==> flow/design.v <==
`default_nettype none
`timescale 1 ns / 1 ps
module ll_udp_skidbuffer #(
    parameter   REG_OUTPUT = 1,
    parameter   DATA_WIDTH = 64
)(
    input   wire                       i_clk,
    input   wire                       i_reset,
    input   wire                       i_valid,
    output  reg                        o_ready,    
    input   wire      [DATA_WIDTH-1:0] i_data,
	input   wire  [(DATA_WIDTH/8)-1:0] i_keep,
	input   wire                       i_last,
	input   wire                       i_user,
    output  reg                        o_valid,
	input   wire                       i_ready,
    output  reg       [DATA_WIDTH-1:0] o_data,
	output  reg   [(DATA_WIDTH/8)-1:0] o_keep,
	output  reg                        o_last,
	output  reg                        o_user
);
logic                      r_valid;
logic     [DATA_WIDTH-1:0] r_data;
logic [(DATA_WIDTH/8)-1:0] r_keep;
logic                      r_last;
logic                      r_user;
always_ff @(posedge i_clk) begin
    if (i_reset) begin
        r_valid <= 0;
    end
    else if ((i_valid && o_ready) && (o_valid && !i_ready)) begin
        r_valid <= 1;
    end
    else if (i_ready) begin
        r_valid <= 0;
    end
end
always_ff @(posedge i_clk) begin
    if (i_reset) begin
        r_data <= '0;
		r_keep <= '0;
		r_last <= 1'b0;
		r_user <= 1'b0;
	end
    else if((!REG_OUTPUT || i_valid) && o_ready) begin
        r_data <= i_data;
		r_keep <= i_keep;
		r_last <= i_last;
		r_user <= i_user;
    end
end
always_comb begin
    o_ready = !r_valid;
end
if (!REG_OUTPUT) begin : NET_OUTPUT
    always_comb begin
        o_valid = !i_reset && (i_valid || r_valid);
    end
    always_comb begin
        if (r_valid) begin
            o_data = r_data;
			o_keep = r_keep;
			o_last = r_last;
			o_user = r_user;
        end
        else if (i_valid) begin
            o_data = i_data;
			o_keep = i_keep;
			o_last = i_last;
			o_user = i_user;
        end
        else begin
            o_data = '0;
			o_keep = '0;
			o_last = 1'b0;
			o_user = 1'b0;
        end
    end
end
else begin : REG_OUT
    always @(posedge i_clk) begin
        if (i_reset) begin
            o_valid <= 0;
        end
        else if (!o_valid || i_ready) begin
            o_valid <= (i_valid || r_valid);
        end
    end
    always @(posedge i_clk) begin
        if (i_reset) begin
            o_data <= '0;
			o_keep <= '0;
			o_last <= 1'b0;
			o_user <= 1'b0;
        end
        else if (!o_valid || i_ready) begin
            if (r_valid) begin
                o_data <= r_data;
				o_keep <= r_keep;
				o_last <= r_last;
				o_user <= r_user;
            end
            else if (i_valid) begin
                o_data <= i_data;
				o_keep <= i_keep;
				o_last <= i_last;
				o_user <= i_user;
            end
            else begin
                o_data <= '0;
				o_keep <= '0;
				o_last <= 1'b0;
				o_user <= 1'b0;
            end
        end
    end
end
endmodule
`timescale 1 ns / 1 ps
module udp_ll_axis_reg_slice_64 (
  input  wire          aclk,
  input  wire          aresetn,
  input  wire          s_axis_tvalid,
  output wire          s_axis_tready,
  input  wire  [63:0]  s_axis_tdata,
  input  wire   [7:0]  s_axis_tkeep,
  input  wire          s_axis_tlast,
  input  wire          s_axis_tuser,
  output wire          m_axis_tvalid,
  input  wire          m_axis_tready,
  output wire  [63:0]  m_axis_tdata,
  output wire   [7:0]  m_axis_tkeep,
  output wire          m_axis_tlast,
  output wire          m_axis_tuser
);
ll_udp_skidbuffer #(
    .REG_OUTPUT (1),
    .DATA_WIDTH (64)
) slice_i (
    .i_clk   (aclk),
    .i_reset (!aresetn),
    .i_valid (s_axis_tvalid),
    .o_ready (s_axis_tready),
    .i_data  (s_axis_tdata),
    .i_keep  (s_axis_tkeep),
    .i_last  (s_axis_tlast),
    .i_user  (s_axis_tuser),
    .o_valid (m_axis_tvalid),
    .i_ready (m_axis_tready),
    .o_data  (m_axis_tdata),
    .o_keep  (m_axis_tkeep),
    .o_last  (m_axis_tlast),
    .o_user  (m_axis_tuser)
);
endmodule
module udp_ll_reg_slice_256 (
  input  wire          aclk,
  input  wire          aresetn,
  input  wire          s_axis_tvalid,
  output wire          s_axis_tready,
  input  wire [255:0]  s_axis_tdata,
  input  wire  [31:0]  s_axis_tkeep,
  input  wire          s_axis_tlast,
  input  wire          s_axis_tuser,
  output wire          m_axis_tvalid,
  input  wire          m_axis_tready,
  output wire [255:0]  m_axis_tdata,
  output wire  [31:0]  m_axis_tkeep,
  output wire          m_axis_tlast,
  output wire          m_axis_tuser
);
wire [79:0] used_q;
wire  [9:0] unused_keep;
wire        unused_last;
wire        unused_user;
ll_udp_skidbuffer #(
    .REG_OUTPUT (1),
    .DATA_WIDTH (80)
) slice_i (
    .i_clk   (aclk),
    .i_reset (!aresetn),
    .i_valid (s_axis_tvalid),
    .o_ready (s_axis_tready),
    .i_data  ({s_axis_tdata[80+:32], s_axis_tdata[0+:48]}),
    .i_keep  (10'd0),
    .i_last  (1'b0),
    .i_user  (1'b0),
    .o_valid (m_axis_tvalid),
    .i_ready (m_axis_tready),
    .o_data  (used_q),
    .o_keep  (unused_keep),
    .o_last  (unused_last),
    .o_user  (unused_user)
);
assign m_axis_tdata = {144'd0, used_q[48+:32], 32'd0, used_q[0+:48]};
assign m_axis_tkeep = 32'd0;
assign m_axis_tlast = 1'b0;
assign m_axis_tuser = 1'b0;
endmodule
`default_nettype none
`timescale 1 ns / 1 ps
module udp_tx (
    input  wire           ap_clk,
    input  wire           ap_rst_n,
    input  wire           s_axis_tx_data_tvalid,
    output logic          s_axis_tx_data_tready,
    input  wire   [63:0]  s_axis_tx_data_tdata,
    input  wire    [7:0]  s_axis_tx_data_tkeep,
    input  wire    [7:0]  s_axis_tx_data_tstrb,
    input  wire           s_axis_tx_data_tlast,
    input  wire           s_axis_tx_meta_tvalid,
    output wire           s_axis_tx_meta_tready,
    input  wire  [255:0]  s_axis_tx_meta_tdata,
    input  wire   [31:0]  s_axis_tx_meta_tkeep,
    input  wire   [31:0]  s_axis_tx_meta_tstrb,
    input  wire           s_axis_tx_meta_tlast,
    output logic          m_axis_iph_data_tvalid,
    input  wire           m_axis_iph_data_tready,
    output logic  [63:0]  m_axis_iph_data_tdata,
    output logic   [7:0]  m_axis_iph_data_tkeep,
    output logic          m_axis_iph_data_tlast,
    output logic          m_axis_iph_meta_tvalid,
    input  wire           m_axis_iph_meta_tready,
    output logic  [63:0]  m_axis_iph_meta_tdata,  
    output logic  [31:0]  datagrams_transmitted
);
typedef enum logic[1:0] {IDLE           = 2'b00,
                         WAIT_RDY       = 2'b01,
                         PROCESS_DATA   = 2'b10} udp_stateCoding_t;
udp_stateCoding_t state;
udp_stateCoding_t next_state;
logic             eof;
logic  [31:0]     dst_addr;
logic  [15:0]     dst_port;
logic  [31:0]     src_addr;
logic  [15:0]     src_port;
logic  [15:0]     length;
logic  [63:0]     store_header;
logic             axis_data_tvalid;
logic             axis_data_tready;
logic  [63:0]     axis_data_tdata;
logic   [7:0]     axis_data_tkeep;
logic             axis_data_tlast;
logic             axis_tx_meta_tready;
logic             axis_tx_meta_tvalid;
logic [255:0]     axis_tx_meta_tdata;
udp_ll_axis_reg_slice_64 tx_data_reg_slice (
  .aclk          (ap_clk),                  
  .aresetn       (ap_rst_n),             
  .s_axis_tvalid (s_axis_tx_data_tvalid), 
  .s_axis_tready (s_axis_tx_data_tready),
  .s_axis_tdata  (s_axis_tx_data_tdata),
  .s_axis_tkeep  (s_axis_tx_data_tkeep),
  .s_axis_tlast  (s_axis_tx_data_tlast),
  .s_axis_tuser  (1'b0),
  .m_axis_tvalid (axis_data_tvalid),
  .m_axis_tready (axis_data_tready),
  .m_axis_tdata  (axis_data_tdata),
  .m_axis_tkeep  (axis_data_tkeep),
  .m_axis_tlast  (axis_data_tlast),
  .m_axis_tuser  ()
);
udp_ll_reg_slice_256 tx_meta_reg_slice (
  .aclk          (ap_clk),                  
  .aresetn       (ap_rst_n),             
  .s_axis_tvalid (s_axis_tx_meta_tvalid), 
  .s_axis_tready (s_axis_tx_meta_tready),
  .s_axis_tdata  (s_axis_tx_meta_tdata),
  .s_axis_tkeep  (s_axis_tx_meta_tkeep),
  .s_axis_tlast  (s_axis_tx_meta_tlast),
  .s_axis_tuser  (1'b0),
  .m_axis_tvalid (axis_tx_meta_tvalid),
  .m_axis_tready (axis_tx_meta_tready),
  .m_axis_tdata  (axis_tx_meta_tdata),
  .m_axis_tkeep  (),
  .m_axis_tlast  (),
  .m_axis_tuser  ()
);
assign eof = axis_data_tlast && axis_data_tvalid && m_axis_iph_data_tready;
assign axis_tx_meta_tready = (state == IDLE) && m_axis_iph_meta_tready;
always_comb begin
    if (state == PROCESS_DATA) begin
        axis_data_tready = m_axis_iph_data_tready;
    end    
    else begin
        axis_data_tready = 1'b0;
    end
end
always_comb
begin
    next_state = state;
    case(state)
        IDLE: begin
            if (axis_tx_meta_tvalid && m_axis_iph_meta_tready) begin
                if (m_axis_iph_data_tready) begin
                    next_state = PROCESS_DATA;
                end
                else begin
                    next_state = WAIT_RDY;
                end
            end
        end
        WAIT_RDY: begin
            if ((store_header[32+:16] == 16'h0800) && m_axis_iph_data_tready) begin
                next_state = IDLE;
            end            
            else if (m_axis_iph_data_tready) begin
                next_state = PROCESS_DATA;
            end
        end
        PROCESS_DATA: begin
            if (eof) begin
                next_state = IDLE;
            end
        end        
        default : next_state  = IDLE;
    endcase
end
always_ff @(posedge ap_clk) begin
    if(!ap_rst_n) begin
        state <= IDLE;
    end
    else begin
        state <= next_state;
    end
end
assign dst_addr = axis_tx_meta_tdata[0+:32];
assign dst_port = {axis_tx_meta_tdata[32+:8], axis_tx_meta_tdata[40+:8]};
assign src_addr = axis_tx_meta_tdata[48+:32];
assign src_port = {axis_tx_meta_tdata[80+:8], axis_tx_meta_tdata[88+:8]};
assign length   = axis_tx_meta_tdata[96+:16] + 8;
assign m_axis_iph_meta_tdata  = {length, dst_addr};
assign m_axis_iph_meta_tvalid = axis_tx_meta_tvalid;
always_ff @(posedge ap_clk) begin
    if (axis_tx_meta_tvalid && (state == IDLE)) begin
        store_header <= {16'h0000, length[0+:8], length[8+:8], dst_port, src_port};
    end
end
always_comb
begin
    m_axis_iph_data_tdata = 32'd0;
    case (state)
        IDLE: begin
            m_axis_iph_data_tdata = {16'h0000, length[0+:8], length[8+:8], dst_port, src_port};            
        end
        WAIT_RDY: begin
            m_axis_iph_data_tdata = store_header;        
        end
        PROCESS_DATA: begin
            m_axis_iph_data_tdata = axis_data_tdata;
        end
        default: m_axis_iph_data_tdata = 32'd0;
    endcase
end
always_comb begin
    if (state == IDLE && next_state == IDLE) begin
        m_axis_iph_data_tvalid = 1'b0;
        m_axis_iph_data_tkeep  = '0;        
    end
    else if (state == IDLE && (next_state == WAIT_RDY || next_state == PROCESS_DATA)) begin
        m_axis_iph_data_tvalid = 1'b1;
        m_axis_iph_data_tkeep  = '1;
    end
    else if (state == WAIT_RDY) begin
        m_axis_iph_data_tvalid = 1'b1;
        m_axis_iph_data_tkeep  = '1;
    end   
    else begin
        m_axis_iph_data_tvalid = axis_data_tvalid;
        m_axis_iph_data_tkeep  = axis_data_tkeep;
    end
end
always_comb begin
    if (state != IDLE && next_state == IDLE) begin
        m_axis_iph_data_tlast = 1'b1;
    end
    else begin
        m_axis_iph_data_tlast = 1'b0;
    end
end
always_ff @(posedge ap_clk) begin
    if(!ap_rst_n) begin
        datagrams_transmitted <= 32'd0;
    end
    else if (state != IDLE && next_state == IDLE) begin
        datagrams_transmitted <= datagrams_transmitted + 1;
    end
end
endmodule
`default_nettype none
`timescale 1 ns / 1 ps
module tx_ipv4 (
    input  wire             ap_clk,
    input  wire             ap_rst_n,
    input  wire  [31:0]     local_ipv4_addr,
    input  wire   [7:0]     protocol,
    input  wire             s_axis_udp_tvalid,
    output logic            s_axis_udp_tready,
    input  wire  [63:0]     s_axis_udp_tdata,
    input  wire   [7:0]     s_axis_udp_tkeep,
    input  wire             s_axis_udp_tlast,
    input wire              udp_meta_valid,
    output logic            udp_meta_ready,
    input wire   [47:0]     udp_meta_data,
    output logic            m_axis_ip_data_tvalid,
    input  wire             m_axis_ip_data_tready,
    output logic [63:0]     m_axis_ip_data_tdata,
    output logic  [7:0]     m_axis_ip_data_tkeep,
    output logic            m_axis_ip_data_tuser,
    output logic            m_axis_ip_data_tlast
);
localparam VERSION = 4'h4;
localparam IHL = 4'h5;  
localparam TTL = 8'h40;
localparam HEADER_W0 = 0;
localparam HEADER_W1 = 1;
localparam HEADER_W2 = 2;
typedef enum logic[2:0] {IDLE            = 3'b000,
                         WAIT_RDY        = 3'b001,
                         IP_HEADER       = 3'b010,
                         PAYLOAD         = 3'b011,
                         LOAD_LAST       = 3'b100} ip_stateCoding_t;
ip_stateCoding_t state;
ip_stateCoding_t next_state;
logic            axis_data_tvalid;
logic            axis_data_tready;
logic   [63:0]   axis_data_tdata;
logic    [7:0]   axis_data_tkeep;
logic            axis_data_tlast;
logic            udp_tvalid_r;
logic    [1:0]   hdr_cnt;
logic    [1:0]   hdr_cnt_next;
logic   [15:0]   ip_length;
logic   [15:0]   ip_length_r;
logic   [31:0]   dst_ip_addr_mangled;
logic   [95:0]   shift_ip_payload;
logic   [11:0]   shift_ip_keep;
logic   [95:0]   next_shift_ip_payload;
logic   [11:0]   next_shift_ip_keep;  
logic            eof;
logic            sop;
udp_ll_axis_reg_slice_64 tx_ipv4_reg_slice (
  .aclk          (ap_clk),                  
  .aresetn       (ap_rst_n),             
  .s_axis_tvalid (axis_data_tvalid), 
  .s_axis_tready (axis_data_tready),
  .s_axis_tdata  (axis_data_tdata),
  .s_axis_tkeep  (axis_data_tkeep),
  .s_axis_tlast  (axis_data_tlast),
  .s_axis_tuser  (1'b0),
  .m_axis_tvalid (m_axis_ip_data_tvalid),
  .m_axis_tready (m_axis_ip_data_tready),
  .m_axis_tdata  (m_axis_ip_data_tdata),
  .m_axis_tkeep  (m_axis_ip_data_tkeep),
  .m_axis_tlast  (m_axis_ip_data_tlast),
  .m_axis_tuser  (m_axis_ip_data_tuser)
);
always_ff @(posedge ap_clk) begin
    if ((state == IDLE) || (next_state == IDLE)) begin
        udp_meta_ready <= 1'b1;
    end
    else begin
        udp_meta_ready <= 1'b0;
    end
end
assign eof = s_axis_udp_tlast && s_axis_udp_tvalid && axis_data_tready;
assign ip_length = udp_meta_data[32+:16] + 20;
always_ff @(posedge ap_clk) begin
    if (udp_meta_valid && (state == IDLE)) begin
        ip_length_r <= ip_length;
        dst_ip_addr_mangled <= {udp_meta_data[0+:8], udp_meta_data[8+:8], udp_meta_data[16+:8], udp_meta_data[24+:8]};
    end
end
assign sop = (hdr_cnt == HEADER_W2) && (hdr_cnt_next == 2'h3);
always_comb
begin
    next_state = state;
    case(state)
        IDLE: begin
            if (udp_meta_valid) begin
                if (axis_data_tready) begin
                    next_state = IP_HEADER;
                end
                else begin
                    next_state = WAIT_RDY;
                end
            end
        end
        WAIT_RDY: begin
            if (axis_data_tready) begin
                next_state = IP_HEADER;
            end      
        end
        IP_HEADER: begin
            if (hdr_cnt_next == 2'h3 && s_axis_udp_tvalid && axis_data_tready) begin
                if (s_axis_udp_tlast) begin
                    next_state = LOAD_LAST;
                end
                else begin
                    next_state = PAYLOAD;
                end
            end
        end
        PAYLOAD: begin
            if (eof) begin
                if (s_axis_udp_tkeep[4] == 0) begin
                    next_state = IDLE;
                end
                else begin
                    next_state = LOAD_LAST;
                end
            end
        end
        LOAD_LAST: begin
            if (axis_data_tready) begin
                next_state = IDLE;
            end                   
        end
    default : next_state  = IDLE;
  endcase         
end
always_ff @(posedge ap_clk) begin
    if(!ap_rst_n) begin
        state <= IDLE;
    end
    else begin
        state <= next_state;
    end
end
always_ff @(posedge ap_clk) begin
    case (next_state)
        IDLE: begin
            hdr_cnt <= 2'b00;
        end    
        IP_HEADER: begin
            if (axis_data_tvalid && axis_data_tready) begin
                hdr_cnt <= hdr_cnt_next;
            end
        end
        PAYLOAD: begin
            hdr_cnt <= 2'b11;
        end
        LOAD_LAST: begin
            hdr_cnt <= 2'b11;
        end        
        default: hdr_cnt <= 2'b00;
    endcase    
end
assign hdr_cnt_next = hdr_cnt + 'd1;
always_ff @(posedge ap_clk) begin
    if (sop) begin
        shift_ip_payload[64+:32] <= s_axis_udp_tdata[32+:32];
        shift_ip_keep[8+:4]      <= s_axis_udp_tkeep[4+:4];
        udp_tvalid_r     <= s_axis_udp_tvalid;
    end
    else if (s_axis_udp_tvalid && axis_data_tready) begin
        shift_ip_payload[64+:32] <= next_shift_ip_payload[64+:32];
        shift_ip_keep[8+:4]      <= next_shift_ip_keep[8+:4];
        udp_tvalid_r     <= 1'b1;
    end
end
assign next_shift_ip_payload = {s_axis_udp_tdata, shift_ip_payload[64+:32]};
assign next_shift_ip_keep    = {s_axis_udp_tkeep, shift_ip_keep[8+:4]};
always_comb begin
    axis_data_tdata   = 32'd0;
    axis_data_tkeep   = 4'h0;
    s_axis_udp_tready = 1'b0;
    axis_data_tvalid  = 1'b0;       
    case (state)
        IDLE: begin
            axis_data_tdata   = {32'h00000000, ip_length[0+:8], ip_length[8+:8], 8'h00, VERSION, IHL};
            axis_data_tkeep   = 8'hFF;
            s_axis_udp_tready = 1'b0;
            axis_data_tvalid  =  udp_meta_valid;           
        end
        WAIT_RDY: begin
            axis_data_tdata   = {32'h00000000, ip_length_r[0+:8], ip_length_r[8+:8], 8'h00, VERSION, IHL};
            axis_data_tkeep   = 8'hFF;
            s_axis_udp_tready = 1'b0;
            axis_data_tvalid  =  1'b1;              
        end
        IP_HEADER: begin
            case (hdr_cnt)
                HEADER_W1: begin
                    axis_data_tdata   = {local_ipv4_addr, 16'h0000, protocol, TTL};
                    axis_data_tkeep   = 8'hFF;
                    s_axis_udp_tready = 1'b0;
                    axis_data_tvalid  =  1'b1;
                end
                HEADER_W2: begin
                    axis_data_tdata = {s_axis_udp_tdata[0+:32], dst_ip_addr_mangled};
                    axis_data_tkeep[0+:4] = 4'hF;
                    axis_data_tkeep[4+:4] = s_axis_udp_tkeep[0+:4];
                    s_axis_udp_tready     = axis_data_tready; 
                    axis_data_tvalid      = s_axis_udp_tvalid;
                end
            endcase
        end
        PAYLOAD: begin
            axis_data_tdata   = next_shift_ip_payload[0+:64];
            axis_data_tkeep   = next_shift_ip_keep[0+:8];
            s_axis_udp_tready = axis_data_tready;
            axis_data_tvalid  = udp_tvalid_r && s_axis_udp_tvalid;  
        end
        LOAD_LAST: begin
            axis_data_tdata[0+:32]  = shift_ip_payload[64+:32];
            axis_data_tdata[32+:32] = 32'h00000000;
            axis_data_tkeep[0+:4]   = shift_ip_keep[8+:4];
            axis_data_tkeep[4+:4]   = 4'h0;
            s_axis_udp_tready       = 1'b0;  
            axis_data_tvalid        = udp_tvalid_r;  
        end        
        default: begin
            axis_data_tdata   = 32'd0;
            axis_data_tkeep   = 4'h0;
            s_axis_udp_tready = 1'b0;
            axis_data_tvalid  = 1'b0;          
        end
    endcase
end
assign axis_data_tlast = (state != IDLE) && (next_state == IDLE);
endmodule
`default_nettype none
`timescale 1 ns / 1 ps
module udp_ipv4_tx (
    input  wire             ap_clk,
    input  wire             ap_rst_n,
    input  wire  [31:0]     my_ip_addr,
    input  wire   [7:0]     ip_protocol,
    input  wire             s_axis_tx_meta_tvalid,
    output wire             s_axis_tx_meta_tready,
    input  wire [255:0]     s_axis_tx_meta_tdata,
    input  wire             s_axis_tx_data_tvalid,
    output wire             s_axis_tx_data_tready,
    input  wire  [63:0]     s_axis_tx_data_tdata,
    input  wire   [7:0]     s_axis_tx_data_tkeep,
    input  wire             s_axis_tx_data_tlast,
    output wire             m_axis_tx_data_tvalid,
    input  wire             m_axis_tx_data_tready,
    output wire   [63:0]    m_axis_tx_data_tdata,
    output wire    [7:0]    m_axis_tx_data_tkeep,
    output wire             m_axis_tx_data_tlast,
    output wire   [31:0]    datagrams_transmitted
);
wire            tx_udp2ip_data_tvalid;
wire            tx_udp2ip_data_tready;
wire [63:0]     tx_udp2ip_data_tdata;
wire  [7:0]     tx_udp2ip_data_tkeep;
wire            tx_udp2ip_data_tlast;
wire            tx_udp2ip_meta_tvalid;
wire [63:0]     tx_udp2ip_meta_tdata;
wire            tx_udp2ip_meta_tready;
udp_tx udp_tx_i (
    .ap_clk                       (ap_clk),
    .ap_rst_n                     (ap_rst_n),
    .s_axis_tx_data_tvalid        (s_axis_tx_data_tvalid),
    .s_axis_tx_data_tready        (s_axis_tx_data_tready),
    .s_axis_tx_data_tdata         (s_axis_tx_data_tdata),
    .s_axis_tx_data_tkeep         (s_axis_tx_data_tkeep),
    .s_axis_tx_data_tstrb         (8'h00),
    .s_axis_tx_data_tlast         (s_axis_tx_data_tlast),
    .s_axis_tx_meta_tvalid        (s_axis_tx_meta_tvalid),
    .s_axis_tx_meta_tready        (s_axis_tx_meta_tready),
    .s_axis_tx_meta_tdata         (s_axis_tx_meta_tdata),
    .s_axis_tx_meta_tkeep         (32'h00000000),
    .s_axis_tx_meta_tstrb         (32'h00000000),
    .s_axis_tx_meta_tlast         (1'b0),
    .m_axis_iph_data_tvalid       (tx_udp2ip_data_tvalid),
    .m_axis_iph_data_tready       (tx_udp2ip_data_tready),
    .m_axis_iph_data_tdata        (tx_udp2ip_data_tdata),
    .m_axis_iph_data_tkeep        (tx_udp2ip_data_tkeep),
    .m_axis_iph_data_tlast        (tx_udp2ip_data_tlast),
    .m_axis_iph_meta_tvalid       (tx_udp2ip_meta_tvalid),
    .m_axis_iph_meta_tready       (tx_udp2ip_meta_tready),
    .m_axis_iph_meta_tdata        (tx_udp2ip_meta_tdata),
    .datagrams_transmitted        (datagrams_transmitted)
);
tx_ipv4 tx_ipv4_i (
    .ap_clk                  (ap_clk),
    .ap_rst_n                (ap_rst_n),
    .local_ipv4_addr         (my_ip_addr),
    .protocol                (ip_protocol),
    .s_axis_udp_tvalid       (tx_udp2ip_data_tvalid),
    .s_axis_udp_tready       (tx_udp2ip_data_tready),
    .s_axis_udp_tdata        (tx_udp2ip_data_tdata),
    .s_axis_udp_tkeep        (tx_udp2ip_data_tkeep),
    .s_axis_udp_tlast        (tx_udp2ip_data_tlast),
    .udp_meta_valid          (tx_udp2ip_meta_tvalid),
    .udp_meta_ready          (tx_udp2ip_meta_tready),
    .udp_meta_data           (tx_udp2ip_meta_tdata[47:0]),
    .m_axis_ip_data_tvalid   (m_axis_tx_data_tvalid),
    .m_axis_ip_data_tready   (m_axis_tx_data_tready),
    .m_axis_ip_data_tdata    (m_axis_tx_data_tdata),
    .m_axis_ip_data_tkeep    (m_axis_tx_data_tkeep),
    .m_axis_ip_data_tuser    (),
    .m_axis_ip_data_tlast    (m_axis_tx_data_tlast)
);
endmodule
Subject: tool reports on udp_ipv4_tx

Hi,

### Tool chain data of udp_ipv4_tx

Tool output for the design above before and after an edit, in the order of the flow.
Lines under "unedited" count in the file above, lines under "edited" in the edited file.
"change": "edited" minus "unedited" as printed here.
Library cell names are shortened.
Not given: -

* top module: udp_ipv4_tx
* clock port: ap_clk
* library: sky130hd
* library corner: tt_025C_1v80

### The edit

The edit as a unified diff against the file above.
The edited RTL no longer does the same as the RTL above: the edit was made by script, with no optimisation intended.

```diff
@@ -176,5 +176,5 @@
 ll_udp_skidbuffer #(
     .REG_OUTPUT (1),
-    .DATA_WIDTH (80)
+    .DATA_WIDTH (40)
 ) slice_i (
     .i_clk   (aclk),
```

### Word-level counts

Yosys after proc, flatten, opt, wreduce and memory -nomap, before mapping. Memory bits, and registers merged into a memory's read port (data or address), are not among the register bits. Print and check cells are not counted. Equal cells are merged and count once.

Bit counts
* register bits: unedited 631, edited 495, change -136
* cells after elaboration: unedited 173, edited 167, change -6

Cells by class
* add/sub/neg operators: unedited 4, edited 2, change -2
* equality and inequality tests: unedited 16, edited 15, change -1
* multiplexer cells: unedited 64, edited 63, change -1
* reduce/logical cells: unedited 58, edited 57, change -1

Operators by type and width
* 2-to-1 mux 80 bit: unedited 2, edited 0, change -2
* 2-to-1 mux 40 bit: unedited 0, edited 2, change +2
* logical AND 1 bit: unedited 27, edited 26, change -1
* 2-to-1 mux 2 bit: unedited 7, edited 6, change -1
* adder 16 x 4 -> 16 bit with constant B: unedited 1, edited 0, change -1
* adder 16 x 5 -> 16 bit with constant B: unedited 1, edited 0, change -1
* == test 16 x 12 -> 1 bit with constant B: unedited 1, edited 0, change -1
* parallel mux 32 bit (select 4 bit): unedited 1, edited 0, change -1
* parallel mux 32 bit (select 3 bit): unedited 0, edited 1, change +1

Unchanged operator kinds not shown: 31.

### Longest topological paths

Depth = most cells in a row (Yosys ltp): at word level without a register or memory, in the mapped netlist without a sequential cell, where the memories' decode and read muxes count.

Logic depth
* depth after elaboration: unedited 19, edited 19, change 0
* ABC_AREA: unedited 0, edited 0
* gate-level depth with buffers: unedited 16, edited 18, change +2
* gate-level depth less buffers: unedited 14, edited 14, change 0

### After synthesis

The flow's flattened synthesis, as Yosys stat reports it; memories are mapped. The netlist is that of the ABC_AREA named above (0 if unset); the other value can give another one.

Mapped netlist
* cells in the netlist: unedited 2842, edited 2189, change -653
* mapped area (um^2): unedited 25512.0, edited 19258.5, change -6253.5
* flip-flop cells: unedited 631, edited 495, change -136
* buffers: unedited 231, edited 177, change -54

Cell types
* nor2_1: unedited 284, edited 173, change -111
* dfxtp_1: unedited 496, edited 416, change -80
* nand2_1: unedited 585, edited 526, change -59
* edfxtp_1: unedited 135, edited 79, change -56
* o21ai_0: unedited 146, edited 97, change -49
* a311oi_1: unedited 161, edited 113, change -48
* a22o_1: unedited 6, edited 51, change +45
* clkbuf_1: unedited 180, edited 140, change -40
* mux2i_1: unedited 47, edited 9, change -38
* a21oi_1: unedited 380, edited 348, change -32
* nor3b_1: unedited 33, edited 2, change -31
* a22oi_1: unedited 41, edited 13, change -28
* xnor2_1: unedited 26, edited 8, change -18
* and2_1: unedited 23, edited 40, change +17
* a222oi_1: unedited 14, edited 0, change -14
* inv_1: unedited 23, edited 10, change -13
* a211oi_1: unedited 15, edited 2, change -13
* buf_2: unedited 36, edited 24, change -12

Unchanged cell types not shown: 13.
Not every row of either side is listed.
The figures by module come from a second, unflattened synthesis with its own total; it is not the netlist above.

Unflattened totals
* cells (unflattened synthesis): unedited 3190, edited 2835, change -355
* area (unflattened synthesis) (um^2): unedited 29967.5, edited 26336.5, change -3631.0

Each row is one instance without its submodules.

By module, unedited
* ll_udp_skidbuffer: instances 2, cells 661, area 5947.0 um^2, sequential area 3002.9 um^2
* ll_udp_skidbuffer: instances 1, cells 819, area 7469.7 um^2, sequential area 3723.6 um^2
* udp_tx: instances 1, cells 504, area 4630.7 um^2, sequential area 2122.0 um^2
* tx_ipv4: instances 1, cells 330, area 4377.9 um^2, sequential area 2692.6 um^2
* udp_ll_reg_slice_256: instances 1, cells 212, area 1584.0 um^2, sequential area 0.0 um^2
* udp_ll_axis_reg_slice_64: instances 2, cells 1, area 3.8 um^2, sequential area 0.0 um^2
* udp_ipv4_tx: instances 1, cells 1, area 3.8 um^2, sequential area 0.0 um^2

By module, edited
* ll_udp_skidbuffer: instances 2, cells 661, area 5947.0 um^2, sequential area 3002.9 um^2
* udp_tx: instances 1, cells 504, area 4630.7 um^2, sequential area 2122.0 um^2
* tx_ipv4: instances 1, cells 330, area 4377.9 um^2, sequential area 2692.6 um^2
* ll_udp_skidbuffer: instances 1, cells 424, area 3538.4 um^2, sequential area 1921.8 um^2
* udp_ll_reg_slice_256: instances 1, cells 252, area 1884.3 um^2, sequential area 0.0 um^2
* udp_ll_axis_reg_slice_64: instances 2, cells 1, area 3.8 um^2, sequential area 0.0 um^2
* udp_ipv4_tx: instances 1, cells 1, area 3.8 um^2, sequential area 0.0 um^2

### Worst setup path after synthesis

OpenSTA on the mapped netlist: ideal clock, no wires. The path of least setup slack (recovery checks aside). Input and output delay are each 20% of the period. Register names are those of the netlist, which keeps one name where synthesis merged equal registers.

Path post-synthesis
* path kind: unedited reg-to-reg, edited reg-to-reg
* start: unedited reg tx_ipv4_i.hdr_cnt[0], edited reg tx_ipv4_i.hdr_cnt[0]
* end: unedited reg tx_ipv4_i.hdr_cnt[0], edited reg tx_ipv4_i.shift_ip_keep[10]
* period (ps): unedited 5000, edited 5000, change 0
* setup time (ps): unedited 269, edited 439, change +170
* arrival time (ps): unedited 2883, edited 3796, change +913
* setup slack (ps): unedited 1848, edited 765, change -1083
* path delay (ps): unedited 3152, edited 4235, change +1083
* stages on the path: unedited 15, edited 12, change -3
* synthesis period reached (ps): unedited 3152, edited 4235, change +1083

"path delay" is the arrival time less input delay plus setup time.
"stages on the path" counts driving pins, that of a launching flip-flop among them; a cell with two outputs on the path counts twice.
"synthesis period reached" = period - worst setup slack (recovery checks aside). The figure is calculated, with input and output delays left at 20% of the set period.
The rows between start and end are the longest chain of elaborated cells between them; the timing report does not say that the signal goes this way. Where chains are equally long, one stands for them.
A line is the first line of the expression or statement that the cell stems from. Yosys adds cells for indexed reads and writes and turns some case tables into memories.
At most two assigning lines are given for a register; there are more.
unedited: Only ways into the end's enable, where the timed path ends, are counted here.

Between the ends, post-synthesis, unedited:
* path through: edfxtp_1 > inv_1 > ha_1 > o21ai_0 > nor2_1 > nand3_1 > a32oi_1 > ha_1 > or3b_2 > o21ai_1 > o32a_4 > a21o_1 > buf_6 > buf_2 > nand3_1
* cells in the longest elaborated chain: 17
* elaborated cells on any way between the ends: 41

RTL lines, path post-synthesis, unedited
* start, declared: line 431 `logic    [1:0]   hdr_cnt;`
* start, assigned: line 533 `hdr_cnt <= 2'b00;`
* start, assigned: line 537 `hdr_cnt <= hdr_cnt_next;`
* == test 2 bit: line 583 `case (hdr_cnt)`
* 2-to-1 mux 1 bit: line 583
* parallel mux 1 bit (select 2 bit): line 569 `case (state)`
* logical AND 1 bit: line 279 `assign eof = axis_data_tlast && axis_data_tvalid && m_axis_iph_data_tready;`
* 2-to-1 mux 2 bit: line 312 `if (eof) begin`
* parallel mux 2 bit (select 3 bit): line 292 `case(state)`
* == test 2 x 1 -> 1 bit: line 360 `else if (state == IDLE && (next_state == WAIT_RDY || next_state == PROCESS_DATA)) begin`
* (+2 left out)
* 2-to-1 mux 1 bit: line 360
* 2-to-1 mux 1 bit: line 356 `if (state == IDLE && next_state == IDLE) begin`
* logical AND 1 bit (2 in a row): line 466 `assign eof = s_axis_udp_tlast && s_axis_udp_tvalid && axis_data_tready;`
* 2-to-1 mux 3 bit: line 505 `if (eof) begin`
* parallel mux 3 bit (select 5 bit): line 478 `case(state)`
* == test 3 x 2 -> 1 bit: line 531 `case (next_state)`
* != test 2 x 1 -> 1 bit
* end, assigned: line 533
* end, assigned: line 537
* end, declared: line 431

edited: Only ways into the end's enable, where the timed path ends, are counted here.

Between the ends, post-synthesis, edited:
* path through: edfxtp_1 > inv_1 > ha_1 > nor2_1 > nor3_1 > nand4b_1 > a21o_1 > ha_1 > o21ba_4 > buf_6 > o21ai_2 > o21bai_1
* cells in the longest elaborated chain: 13
* elaborated cells on any way between the ends: 22

RTL lines, path post-synthesis, edited
* start, declared: line 431 `logic    [1:0]   hdr_cnt;`
* start, assigned: line 533 `hdr_cnt <= 2'b00;`
* start, assigned: line 537 `hdr_cnt <= hdr_cnt_next;`
* == test 2 bit: line 583 `case (hdr_cnt)`
* 2-to-1 mux 1 bit: line 583
* parallel mux 1 bit (select 2 bit): line 569 `case (state)`
* logical AND 1 bit: line 279 `assign eof = axis_data_tlast && axis_data_tvalid && m_axis_iph_data_tready;`
* 2-to-1 mux 2 bit: line 312 `if (eof) begin`
* parallel mux 2 bit (select 3 bit): line 292 `case(state)`
* == test 2 x 1 -> 1 bit: line 360 `else if (state == IDLE && (next_state == WAIT_RDY || next_state == PROCESS_DATA)) begin`
* logical OR 1 bit: line 360
* logical AND 1 bit: line 360
* 2-to-1 mux 1 bit: line 360
* 2-to-1 mux 1 bit: line 356 `if (state == IDLE && next_state == IDLE) begin`
* logical AND 1 bit: line 556 `else if (s_axis_udp_tvalid && axis_data_tready) begin`
* nonzero test 2 bit
* end, assigned: line 553 `shift_ip_keep[8+:4]      <= s_axis_udp_tkeep[4+:4];`
* end, assigned: line 558 `shift_ip_keep[8+:4]      <= next_shift_ip_keep[8+:4];`
* end, declared: line 437 `logic   [11:0]   shift_ip_keep;`

### Worst path after layout

Path of least setup slack in the final report of each run of set A (OpenROAD, finished layout, wires in). Where an end is a register, its clock arrival counts in the times.
The path's times are printed in steps of 10 ps; the period is the one set.

Path post-layout
* path kind: unedited reg-to-reg, edited reg-to-reg
* start: unedited reg udp_tx_i.store_header[42], edited reg tx_ipv4_i.hdr_cnt[0]
* end: unedited reg tx_ipv4_i.tx_ipv4_reg_slice.slice_i.r_data[44], edited reg tx_ipv4_i.tx_ipv4_reg_slice.slice_i.r_data[13]
* period (ps): unedited 4330, edited 4330, change 0
* setup time (ps): unedited 70, edited 80, change +10
* arrival time (ps): unedited 4550, edited 4070, change -480
* setup slack (ps): unedited 290, edited 770, change +480
* stages on the path: unedited 15, edited 16, change +1

The rows between start and end are the longest chain of elaborated cells between them; the timing report does not say that the signal goes this way. Where chains are equally long, one stands for them.
At most two assigning lines are given for a register; there are more.

Between the ends, post-layout, unedited:
* path through: edfxtp_1 > nor4b_1 > nand2_1 > nor4_1 > nand4b_1 > a32oi_1 > ha_2 > or3b_2 > o21ai_1 > o32a_4 > a21o_2 > buf_12 > buf_4 > a21oi_1 > nor2_1
* cells in the longest elaborated chain: 12
* elaborated cells on any way between the ends: 16

RTL lines, path post-layout, unedited
* start, declared: line 238 `logic  [63:0]     store_header;`
* start, assigned: line 336 `store_header <= {16'h0000, length[0+:8], length[8+:8], dst_port, src_port};`
* == test 16 x 12 -> 1 bit: line 304 `if ((store_header[32+:16] == 16'h0800) && m_axis_iph_data_tready) begin`
* logical AND 1 bit: line 304
* 2-to-1 mux 2 bit: line 304
* parallel mux 2 bit (select 3 bit): line 292 `case(state)`
* == test 2 x 1 -> 1 bit: line 360 `else if (state == IDLE && (next_state == WAIT_RDY || next_state == PROCESS_DATA)) begin`
* logical OR 1 bit: line 360
* logical AND 1 bit: line 360
* 2-to-1 mux 1 bit: line 360
* 2-to-1 mux 1 bit: line 356 `if (state == IDLE && next_state == IDLE) begin`
* logical AND 1 bit: line 603 `axis_data_tvalid  = udp_tvalid_r && s_axis_udp_tvalid;`
* parallel mux 1 bit (select 5 bit): line 569 `case (state)`
* logical AND 1 bit: line 45 `else if((!REG_OUTPUT || i_valid) && o_ready) begin`
* end, assigned: line 40 `r_data <= '0;`
* end, assigned: line 46 `r_data <= i_data;`
* end, declared: line 23 `logic     [DATA_WIDTH-1:0] r_data;`

Between the ends, post-layout, edited:
* path through: edfxtp_1 > inv_1 > ha_1 > nor2_1 > nor3_1 > buf_4 > nand4b_1 > a21o_1 > ha_1 > o21ba_4 > o21ai_2 > o211a_4 > nor2_2 > buf_4 > nand2_1 > a21oi_1
* cells in the longest elaborated chain: 14
* elaborated cells on any way between the ends: 24

RTL lines, path post-layout, edited
* start, declared: line 431 `logic    [1:0]   hdr_cnt;`
* start, assigned: line 533 `hdr_cnt <= 2'b00;`
* start, assigned: line 537 `hdr_cnt <= hdr_cnt_next;`
* == test 2 bit: line 583 `case (hdr_cnt)`
* 2-to-1 mux 1 bit: line 583
* parallel mux 1 bit (select 2 bit): line 569 `case (state)`
* logical AND 1 bit: line 279 `assign eof = axis_data_tlast && axis_data_tvalid && m_axis_iph_data_tready;`
* 2-to-1 mux 2 bit: line 312 `if (eof) begin`
* parallel mux 2 bit (select 3 bit): line 292 `case(state)`
* == test 2 x 1 -> 1 bit: line 360 `else if (state == IDLE && (next_state == WAIT_RDY || next_state == PROCESS_DATA)) begin`
* logical OR 1 bit: line 360
* logical AND 1 bit: line 360
* 2-to-1 mux 1 bit: line 360
* 2-to-1 mux 1 bit: line 356 `if (state == IDLE && next_state == IDLE) begin`
* logical AND 1 bit: line 603 `axis_data_tvalid  = udp_tvalid_r && s_axis_udp_tvalid;`
* parallel mux 1 bit (select 5 bit): line 569
* logical AND 1 bit: line 45 `else if((!REG_OUTPUT || i_valid) && o_ready) begin`
* end, assigned: line 40 `r_data <= '0;`
* end, assigned: line 46 `r_data <= i_data;`
* end, declared: line 23 `logic     [DATA_WIDTH-1:0] r_data;`

### Measured runs

Runs of the flow (Yosys, OpenROAD) on both versions; the two runs of a pair have the same settings. The constraints put input and output delay at 20% of the set period each and load the outputs with 0.01 pF.

Settings, set A:
* CORE_UTILIZATION: 40
* PLACE_DENSITY: 0.6
* period_ns: 4.33
* CAP_MARGIN: 20
* CORE_MARGIN: 2
* SLEW_MARGIN: 20

Final reports, set A
* area of the synthesized netlist (um^2): unedited 25512.0, edited 19258.5, change -6253.5
* die area (um^2): unedited 65815.3, edited 49916.5, change -15898.8
* std-cell area (final layout) (um^2): unedited 31502.7, edited 24208.2, change -7294.5
* final design utilization: unedited 0.499, edited 0.508, change +0.009
* worst setup slack after layout (ps): unedited 290, edited 765, change +475
* final setup TNS (ps): unedited 0, edited 0, change 0
* worst hold slack in the final report (ps): unedited 432, edited 422, change -10
* total power after layout (W): unedited 0.014924, edited 0.011684, change -0.003240
* clock period reached (ps): unedited 4040, edited 3565, change -475

Settings, set B:
* CELL_PAD_IN_SITES_DETAIL_PLACEMENT: 0
* CORE_MARGIN: 10
* CORE_UTILIZATION: 45
* CTS_CLUSTER_SIZE: 17
* MAX_ROUTING_LAYER: met4
* PLACE_DENSITY_LB_ADDON: 0.16
* SETUP_SLACK_MARGIN: -0.31
* SLEW_MARGIN: 10
* TNS_END_PERCENT: 20
* period_ns: 3.34
* CAP_MARGIN: 20

Final reports, set B
* area of the synthesized netlist (um^2): unedited 25512.0, edited 19258.5, change -6253.5
* die area (um^2): unedited 66618.2, edited 51472.3, change -15145.9
* std-cell area (final layout) (um^2): unedited 31854.3, edited 24284.5, change -7569.8
* final design utilization: unedited 0.566, edited 0.576, change +0.010
* worst setup slack after layout (ps): unedited -86, edited -39, change +47
* final setup TNS (ps): unedited -387, edited -205, change +182
* worst hold slack in the final report (ps): unedited 433, edited 429, change -4
* total power after layout (W): unedited 0.019541, edited 0.015107, change -0.004434
* clock period reached (ps): unedited 3426, edited 3379, change -47

"clock period reached": clock period set for the run, less the worst setup slack. It is reckoned from that one timing run; input and output delays stay at 20% of the period that was set.
By "total power after layout" is meant OpenSTA's value without simulated activity: inputs other than the clock are taken to toggle once in ten clock periods, and the tool carries that through the logic.

Regards
